==> flow/design.v <==
module matvecmult(
    CLK,
    RST,
    vector_x,
    vector_b,
    vector_y,
    Q,
    A,
    finish
);
input               CLK;
input               RST;
input       [127:0]	vector_x;
input       [127:0]	vector_b;
output  reg [127:0]	vector_y;
input       [127:0]	Q;
output  reg [3:0]   A;
output  reg         finish;
integer i;
integer j;
reg [7:0] vector_x_w[0:15],vector_x_r[0:15];
reg [7:0] vector_b_w[0:15],vector_b_r[0:15];
reg [7:0] vector_y_w[0:15],vector_y_r[0:15];
reg [7:0] part_matrix_a_w[0:15],part_matrix_a_r[0:15];
reg       finish_w,finish_r;
reg [3:0] counter_w,counter_r;
reg [7:0] temp;
always @(*) begin
    vector_x_w[0] = vector_x[7:0];
    vector_x_w[1] = vector_x[15:8];
    vector_x_w[2] = vector_x[23:16];
    vector_x_w[3] = vector_x[31:24];
    vector_x_w[4] = vector_x[39:32];
    vector_x_w[5] = vector_x[47:40];
    vector_x_w[6] = vector_x[55:48];
    vector_x_w[7] = vector_x[63:56];
    vector_x_w[8] = vector_x[71:64];
    vector_x_w[9] = vector_x[79:72];
    vector_x_w[10] = vector_x[87:80];
    vector_x_w[11] = vector_x[95:88];
    vector_x_w[12] = vector_x[103:96];
    vector_x_w[13] = vector_x[111:104];
    vector_x_w[14] = vector_x[119:112];
    vector_x_w[15] = vector_x[127:120];
    vector_b_w[0] = vector_b[7:0];
    vector_b_w[1] = vector_b[15:8];
    vector_b_w[2] = vector_b[23:16];
    vector_b_w[3] = vector_b[31:24];
    vector_b_w[4] = vector_b[39:32];
    vector_b_w[5] = vector_b[47:40];
    vector_b_w[6] = vector_b[55:48];
    vector_b_w[7] = vector_b[63:56];
    vector_b_w[8] = vector_b[71:64];
    vector_b_w[9] = vector_b[79:72];
    vector_b_w[10] = vector_b[87:80];
    vector_b_w[11] = vector_b[95:88];
    vector_b_w[12] = vector_b[103:96];
    vector_b_w[13] = vector_b[111:104];
    vector_b_w[14] = vector_b[119:112];
    vector_b_w[15] = vector_b[127:120];
    part_matrix_a_w[0] = Q[7:0];
    part_matrix_a_w[1] = Q[15:8];
    part_matrix_a_w[2] = Q[23:16];
    part_matrix_a_w[3] = Q[31:24];
    part_matrix_a_w[4] = Q[39:32];
    part_matrix_a_w[5] = Q[47:40];
    part_matrix_a_w[6] = Q[55:48];
    part_matrix_a_w[7] = Q[63:56];
    part_matrix_a_w[8] = Q[71:64];
    part_matrix_a_w[9] = Q[79:72];
    part_matrix_a_w[10] = Q[87:80];
    part_matrix_a_w[11] = Q[95:88];
    part_matrix_a_w[12] = Q[103:96];
    part_matrix_a_w[13] = Q[111:104];
    part_matrix_a_w[14] = Q[119:112];
    part_matrix_a_w[15] = Q[127:120];
    for(i=0;i<=15;i=i+1) begin
        vector_y_w[i] = vector_y_r[i];
    end
    temp =  2*part_matrix_a_w[15]*vector_x_w[0]+
            2*part_matrix_a_w[14]*vector_x_w[1]+
            2*part_matrix_a_w[13]*vector_x_w[2]+
            2*part_matrix_a_w[12]*vector_x_w[3]+
            2*part_matrix_a_w[11]*vector_x_w[4]+
            2*part_matrix_a_w[10]*vector_x_w[5]+
            2*part_matrix_a_w[9]*vector_x_w[6]+
            2*part_matrix_a_w[8]*vector_x_w[7]+
            2*part_matrix_a_w[7]*vector_x_w[8]+
            2*part_matrix_a_w[6]*vector_x_w[9]+
            2*part_matrix_a_w[5]*vector_x_w[10]+
            2*part_matrix_a_w[4]*vector_x_w[11]+
            2*part_matrix_a_w[3]*vector_x_w[12]+
            2*part_matrix_a_w[2]*vector_x_w[13]+
            2*part_matrix_a_w[1]*vector_x_w[14]+
            2*part_matrix_a_w[0]*vector_x_w[15];
    finish_w = 1'b0;
    counter_w = counter_r;
    if(RST)
        counter_w = 1'b0;
    else if(counter_r<4'b1111) begin
        i = counter_r;
        vector_y_w[i] = vector_y_r[i]+temp+vector_b_w[i];
        counter_w = counter_r+1'b1;
    end
    else begin
        finish_w = 1'b1;
        if(finish_r==1'b0)
            vector_y_w[15] = vector_y_r[15]+temp+vector_b_w[15];
        else
            vector_y_w[15] = vector_y_r[15];
    end
    finish = finish_r;
    A = counter_w;
    vector_y = {vector_y_r[15],vector_y_r[14],vector_y_r[13],vector_y_r[12],vector_y_r[11],vector_y_r[10],vector_y_r[9],vector_y_r[8],vector_y_r[7],vector_y_r[6],vector_y_r[5],vector_y_r[4],vector_y_r[3],vector_y_r[2],vector_y_r[1],vector_y_r[0]};
end
always @(posedge CLK or posedge RST) begin
    if (RST) begin
        counter_r <= 1'b0;
        finish_r <= 1'b0;
        for(i=0;i<=15;i=i+1) begin
            part_matrix_a_r[i]<=1'b0;
            vector_y_r[i]<=1'b0;
        end
    end
    else begin
        counter_r <= counter_w;
        finish_r <= finish_w;
        for(i=0;i<=15;i=i+1) begin
            part_matrix_a_r[i]<=part_matrix_a_w[i];
            vector_y_r[i]<=vector_y_w[i];
        end
    end
end
endmodule
# Step by step through the tools: matvecmult
# The steps from the RTL of matvecmult to its reports follow in flow order.
# Line numbers count from 1 in the design file above.
# Not given: -
[setup] top="matvecmult" clock_port="CLK" cell_library="sky130hd" lib_corner="tt_025C_1v80"

# Word level
# Counts by Yosys on the flattened word-level netlist (proc, flatten, opt, wreduce). Print and check cells are left out. Cells with the same type and inputs are merged into one.
[op_classes] addsub=20 mul=16 n_div=0 n_cmp=1 equal=17 shift=0 mux=28 n_logic=16 reduce_and_logical=33
[op_table] operator="multiplier 8 x 8 -> 7 bit" n=16
[op_table] operator="case mux 8 bit (select 16 bit)" n=2
[op_table] operator="OR reduction 15 bit" n=16
[op_table] operator="2-to-1 mux 8 bit" n=22
[op_table] operator="adder 8 bit" n=19
[op_table] operator="AND reduction 3 bit" n=16
[op_table] operator="== test 4 bit (second input constant)" n=8
[op_table] operator="inverter 1 bit" n=16
[op_table] operator="== test 4 x 3 -> 1 bit (second input constant)" n=4
[op_table] operator="== test 4 x 2 -> 1 bit (second input constant)" n=2
[op_table] operator="2-to-1 mux 4 bit" n=2
[op_table] operator="adder 4 x 1 -> 4 bit (second input constant)" n=1
[op_table] operator="== test 4 x 1 -> 1 bit (second input constant)" n=1
[op_table] operator="less-than comparator 4 bit (second input constant)" n=1
[op_table] operator="zero test 4 bit" n=1
[op_table] operator="inequality test 2 x 1 -> 1 bit (second input constant)" n=1
[op_table] operator="inequality test 2 bit (second input constant)" n=1
[op_table] operator="2-to-1 mux 1 bit" n=2
[word_totals] regBits=133 latch_bits=0 mem_bits_rw=0 rom_bits=0 clocked_rd_ports_x_width=0 memories=0 input_bits=386 output_inout_bits=133 wordCells=149

# Depth
# Depth = most cells in a row (Yosys ltp): at word level without a register or memory, in the mapped netlist without a sequential cell, where the memories' decode and read muxes count.
[logic_depth] ltp_word=20 ABC_AREA=0 depth_mapped=31 ltp_nobuf=31

# Netlist
# The flow's flattened synthesis, as Yosys stat reports it; memories are mapped. The netlist is that of the ABC_AREA named above (0 if unset); the other value can give another one.
[synth_totals] cell_count=2124 synth_area_um2=19917.9 seqArea_um2=3328.2 ffs=133 n_buf=60
[by_type] cell="sky130_fd_sc_hd__fa_1" n=199 type_area_um2=3.98E+03
[by_type] cell="sky130_fd_sc_hd__dfrtp_1" n=133 type_area_um2=3.33E+03
[by_type] cell="sky130_fd_sc_hd__ha_1" n=238 type_area_um2=2.98E+03
[by_type] cell="sky130_fd_sc_hd__xnor2_1" n=198 type_area_um2=1.73E+03
[by_type] cell="sky130_fd_sc_hd__and2_1" n=257 type_area_um2=1.61E+03
[by_type] cell="sky130_fd_sc_hd__mux2_2" n=93 type_area_um2=1.05E+03
[by_type] cell="sky130_fd_sc_hd__inv_1" n=251 type_area_um2=942.154
[by_type] cell="sky130_fd_sc_hd__nand2_1" n=232 type_area_um2=870.835
[by_type] cell="sky130_fd_sc_hd__xor2_1" n=60 type_area_um2=525.504
[by_type] cell="sky130_fd_sc_hd__a22oi_1" n=67 type_area_um2=502.982
[by_type] cell="sky130_fd_sc_hd__a21oi_1" n=70 type_area_um2=350.336
[by_type] cell="sky130_fd_sc_hd__a21o_1" n=38 type_area_um2=285.274
[by_type] cell="sky130_fd_sc_hd__clkbuf_1" n=56 type_area_um2=210.202
[by_type] cell="sky130_fd_sc_hd__nor2_1" n=52 type_area_um2=195.187
[by_type] cell="sky130_fd_sc_hd__o21ai_0" n=34 type_area_um2=170.163
[by_type] cell="sky130_fd_sc_hd__a222oi_1" n=15 type_area_um2=150.144
[by_type] cell="sky130_fd_sc_hd__xnor3_1" n=6 type_area_um2=135.13
[by_type] cell="sky130_fd_sc_hd__nand3_1" n=25 type_area_um2=125.12
# Not listed: further types 30, cells in them 100.

# Path before layout
# Source: OpenSTA report_checks on the synthesized netlist (no wires, ideal clock, input and output delay 20% of the period each), path of least setup slack; recovery checks are left aside. Register names are those of the netlist, which keeps one name where synthesis merged equal registers.
[synth_timing] path_kind="input -> register" from="in Q[116]" to="reg vector_y_r[12][7]" clock_period_ns=10.0 in_delay_ns=2.000 setup_time_ns=0.125 launch_ns=2.000 arrival_time_ns=9.784 required_ns=9.875 path_slack_ns=0.091 path_delay_ns=7.909 path_stages=29 path_buffers=1 synth_period_reached_ns=9.909
# "path_delay_ns" is the arrival time less input delay plus setup time.
# "path_stages" counts driving pins, that of a launching flip-flop among them; a cell with two outputs on the path counts twice.
# "synth_period_reached_ns" is the clock period less the worst setup slack; recovery checks do not enter. This is arithmetic on one report: input and output delays are still those of the set period (20% each).
# Between the ends stands the longest chain of elaborated cells between them, by number of cells; it is not shown to be the way that was timed. Of several equally long chains one is given.
# Each line given opens the expression or statement behind the cell; cells for indexed reads and writes are added by Yosys, which also makes memories of some case tables.
[synth_between] path_cell_list="sky130_fd_sc_hd__nand2_1 > sky130_fd_sc_hd__fa_1 > sky130_fd_sc_hd__inv_1 > sky130_fd_sc_hd__ha_1 > sky130_fd_sc_hd__inv_1 > sky130_fd_sc_hd__fa_1 > sky130_fd_sc_hd__fa_1 > sky130_fd_sc_hd__inv_1 > sky130_fd_sc_hd__ha_1 > sky130_fd_sc_hd__xor2_1 > sky130_fd_sc_hd__fa_1 > sky130_fd_sc_hd__fa_1 > sky130_fd_sc_hd__inv_1 > sky130_fd_sc_hd__fa_1 > sky130_fd_sc_hd__fa_1 > sky130_fd_sc_hd__inv_1 > sky130_fd_sc_hd__fa_1 > sky130_fd_sc_hd__fa_1 > sky130_fd_sc_hd__inv_1 > sky130_fd_sc_hd__ha_1 > sky130_fd_sc_hd__xnor2_1 > sky130_fd_sc_hd__fa_1 > sky130_fd_sc_hd__ha_1 > sky130_fd_sc_hd__a21oi_1 > sky130_fd_sc_hd__xnor2_1 > sky130_fd_sc_hd__xnor2_1 > sky130_fd_sc_hd__xnor2_2 > sky130_fd_sc_hd__buf_6 > sky130_fd_sc_hd__mux2_2" elab_chain_cells=19 cells_between=19 lines_between=3 cone_classes="add/sub: 17; mul: 1; mux: 1"
[synth_rtl] element="start: declaration" line_no=16 text="input [127:0] Q;"
[synth_rtl] element="multiplier 8 x 8 -> 7 bit" line_no=81 text="2*part_matrix_a_w[14]*vector_x_w[1]+"
[synth_rtl] element="adder 8 bit x15" line_no=80 text="temp =  2*part_matrix_a_w[15]*vector_x_w[0]+"
[synth_rtl] element="adder 8 bit x2" line_no=102 text="vector_y_w[i] = vector_y_r[i]+temp+vector_b_w[i];"
[synth_rtl] element="2-to-1 mux 8 bit" line_no=102
[synth_rtl] element="end: assignment" line_no=122 text="vector_y_r[i]<=1'b0;"
[synth_rtl] element="end: assignment" line_no=130 text="vector_y_r[i]<=vector_y_w[i];"
[synth_rtl] element="end: declaration" line_no=23 text="reg [7:0] vector_y_w[0:15],vector_y_r[0:15];"

# Worst path after layout
# From the final timing report of run 2: the path of least setup slack in the routed layout; clock arrival at registers is part of the times.
[layout_timing] path_kind="input -> register" from="in vector_x[105]" to="reg vector_y_r[6][7]" clock_period_ns=10.0 in_delay_ns=2.00 setup_time_ns=0.11 launch_ns=2.00 arrival_time_ns=10.24 required_ns=10.33 path_slack_ns=0.09 path_stages=30 path_buffers=2
# Between the ends stands the longest chain of elaborated cells between them, by number of cells; it is not shown to be the way that was timed. Of several equally long chains one is given.
[layout_between] path_cell_list="sky130_fd_sc_hd__buf_8 > sky130_fd_sc_hd__and2_4 > sky130_fd_sc_hd__fa_1 > sky130_fd_sc_hd__ha_4 > sky130_fd_sc_hd__ha_4 > sky130_fd_sc_hd__fa_1 > sky130_fd_sc_hd__ha_4 > sky130_fd_sc_hd__xor2_4 > sky130_fd_sc_hd__fa_1 > sky130_fd_sc_hd__inv_2 > sky130_fd_sc_hd__fa_1 > sky130_fd_sc_hd__inv_2 > sky130_fd_sc_hd__fa_1 > sky130_fd_sc_hd__fa_1 > sky130_fd_sc_hd__fa_1 > sky130_fd_sc_hd__inv_1 > sky130_fd_sc_hd__fa_1 > sky130_fd_sc_hd__inv_2 > sky130_fd_sc_hd__ha_4 > sky130_fd_sc_hd__xor2_4 > sky130_fd_sc_hd__fa_1 > sky130_fd_sc_hd__ha_4 > sky130_fd_sc_hd__inv_4 > sky130_fd_sc_hd__o21bai_4 > sky130_fd_sc_hd__a21oi_4 > sky130_fd_sc_hd__xnor2_4 > sky130_fd_sc_hd__xnor2_4 > sky130_fd_sc_hd__xnor2_4 > sky130_fd_sc_hd__buf_6 > sky130_fd_sc_hd__mux2_4" elab_chain_cells=7 cells_between=7 lines_between=3 cone_classes="add/sub: 5; mul: 1; mux: 1"
[layout_rtl] element="start: declaration" line_no=13 text="input [127:0] vector_x;"
[layout_rtl] element="multiplier 8 x 8 -> 7 bit" line_no=93 text="2*part_matrix_a_w[2]*vector_x_w[13]+"
[layout_rtl] element="adder 8 bit x3" line_no=80 text="temp =  2*part_matrix_a_w[15]*vector_x_w[0]+"
[layout_rtl] element="adder 8 bit x2" line_no=102 text="vector_y_w[i] = vector_y_r[i]+temp+vector_b_w[i];"
[layout_rtl] element="2-to-1 mux 8 bit" line_no=102
[layout_rtl] element="end: assignment" line_no=122 text="vector_y_r[i]<=1'b0;"
[layout_rtl] element="end: assignment" line_no=130 text="vector_y_r[i]<=vector_y_w[i];"
[layout_rtl] element="end: declaration" line_no=23 text="reg [7:0] vector_y_w[0:15],vector_y_r[0:15];"

==> runs of matvecmult <==
matvecmult through Yosys and OpenROAD on sky130hd: 6 stored runs, unordered, with their settings and measured results. The constraints put input and output delay at 20% of the set period each and load the outputs with 0.01 pF.
By "achieved clock period" is meant the clock period of the run minus its worst setup slack. This is arithmetic on one report: input and output delays are still those of the set period (20% each).
"worst setup path time": the worst setup path's part of the clock period (all of it between registers, 20% less for each end at a port) less its slack. A launch clock that arrives late makes it longer, a capture clock that arrives late makes it shorter.
[run 1] settings: CAP_MARGIN=0, CELL_PAD_IN_SITES_GLOBAL_PLACEMENT=3, CORE_ASPECT_RATIO=0.93, CORE_MARGIN=7, CORE_UTILIZATION=63, CTS_CLUSTER_DIAMETER=50, CTS_CLUSTER_SIZE=11, GPL_TIMING_DRIVEN=0, MAX_ROUTING_LAYER=met4, MIN_ROUTING_LAYER=met2, PLACE_DENSITY_LB_ADDON=0.1, SETUP_SLACK_MARGIN=2.41, TNS_END_PERCENT=75, period_ns=10.0, SLEW_MARGIN=20
[run 1] result: did not finish, placement stopped with FLW-0024
[run 2] settings: CAP_MARGIN=40, CELL_PAD_IN_SITES_GLOBAL_PLACEMENT=3, CORE_ASPECT_RATIO=0.93, CORE_UTILIZATION=37, CTS_CLUSTER_DIAMETER=50, CTS_CLUSTER_SIZE=11, GPL_TIMING_DRIVEN=0, MAX_ROUTING_LAYER=met4, MIN_ROUTING_LAYER=met2, PLACE_DENSITY_LB_ADDON=0.1, period_ns=10.0, CORE_MARGIN=2, SLEW_MARGIN=20
[run 2] result: chip area after synthesis (Yosys) 19917.9 um^2, die area 55705.4 um^2, standard-cell area of the final layout 28398.5 um^2, utilization 0.537, worst setup slack after layout 0.092 ns, total negative slack 0.000 ns, worst hold slack 0.534 ns, achieved clock period 9.908 ns, worst setup path time 7.91 ns, worst setup path kind input -> register
[run 3] settings: CORE_UTILIZATION=40, SETUP_SLACK_MARGIN=1.39, period_ns=9.89, CAP_MARGIN=20, CORE_MARGIN=2, SLEW_MARGIN=20
[run 3] result: chip area after synthesis (Yosys) 19917.9 um^2, die area 51594.9 um^2, standard-cell area of the final layout 29684.7 um^2, utilization 0.605, worst setup slack after layout 0.017 ns, total negative slack 0.000 ns, worst hold slack 0.516 ns, achieved clock period 9.873 ns, worst setup path time 7.90 ns, worst setup path kind input -> register
[run 4] settings: CORE_UTILIZATION=40, period_ns=10.0, CAP_MARGIN=20, CORE_MARGIN=2, SLEW_MARGIN=20
[run 4] result: chip area after synthesis (Yosys) 19917.9 um^2, die area 51594.9 um^2, standard-cell area of the final layout 29189.2 um^2, utilization 0.595, worst setup slack after layout 0.180 ns, total negative slack 0.000 ns, worst hold slack 0.513 ns, achieved clock period 9.820 ns, worst setup path time 7.82 ns, worst setup path kind input -> register
[run 5] settings: ABC_AREA=0, CAP_MARGIN=30, CELL_PAD_IN_SITES_DETAIL_PLACEMENT=2, CELL_PAD_IN_SITES_GLOBAL_PLACEMENT=2, CORE_ASPECT_RATIO=1.29, CORE_UTILIZATION=30, CTS_CLUSTER_SIZE=61, GPL_ROUTABILITY_DRIVEN=0, MAX_ROUTING_LAYER=met4, MIN_ROUTING_LAYER=met2, PLACE_DENSITY_LB_ADDON=0.27, SETUP_SLACK_MARGIN=0.16, SLEW_MARGIN=25, TNS_END_PERCENT=65, period_ns=11.2, CORE_MARGIN=2
[run 5] result: chip area after synthesis (Yosys) 19917.9 um^2, die area 68487.3 um^2, standard-cell area of the final layout 27695.3 um^2, utilization 0.42, worst setup slack after layout 0.403 ns, total negative slack 0.000 ns, worst hold slack 0.523 ns, achieved clock period 10.797 ns, worst setup path time 8.56 ns, worst setup path kind input -> register
[run 6] settings: CORE_UTILIZATION=28, period_ns=9.89, CAP_MARGIN=20, CORE_MARGIN=2, SLEW_MARGIN=20
[run 6] result: chip area after synthesis (Yosys) 19917.9 um^2, die area 73283.9 um^2, standard-cell area of the final layout 29697.2 um^2, utilization 0.423, worst setup slack after layout 0.023 ns, total negative slack 0.000 ns, worst hold slack 0.509 ns, achieved clock period 9.867 ns, worst setup path time 7.89 ns, worst setup path kind input -> register
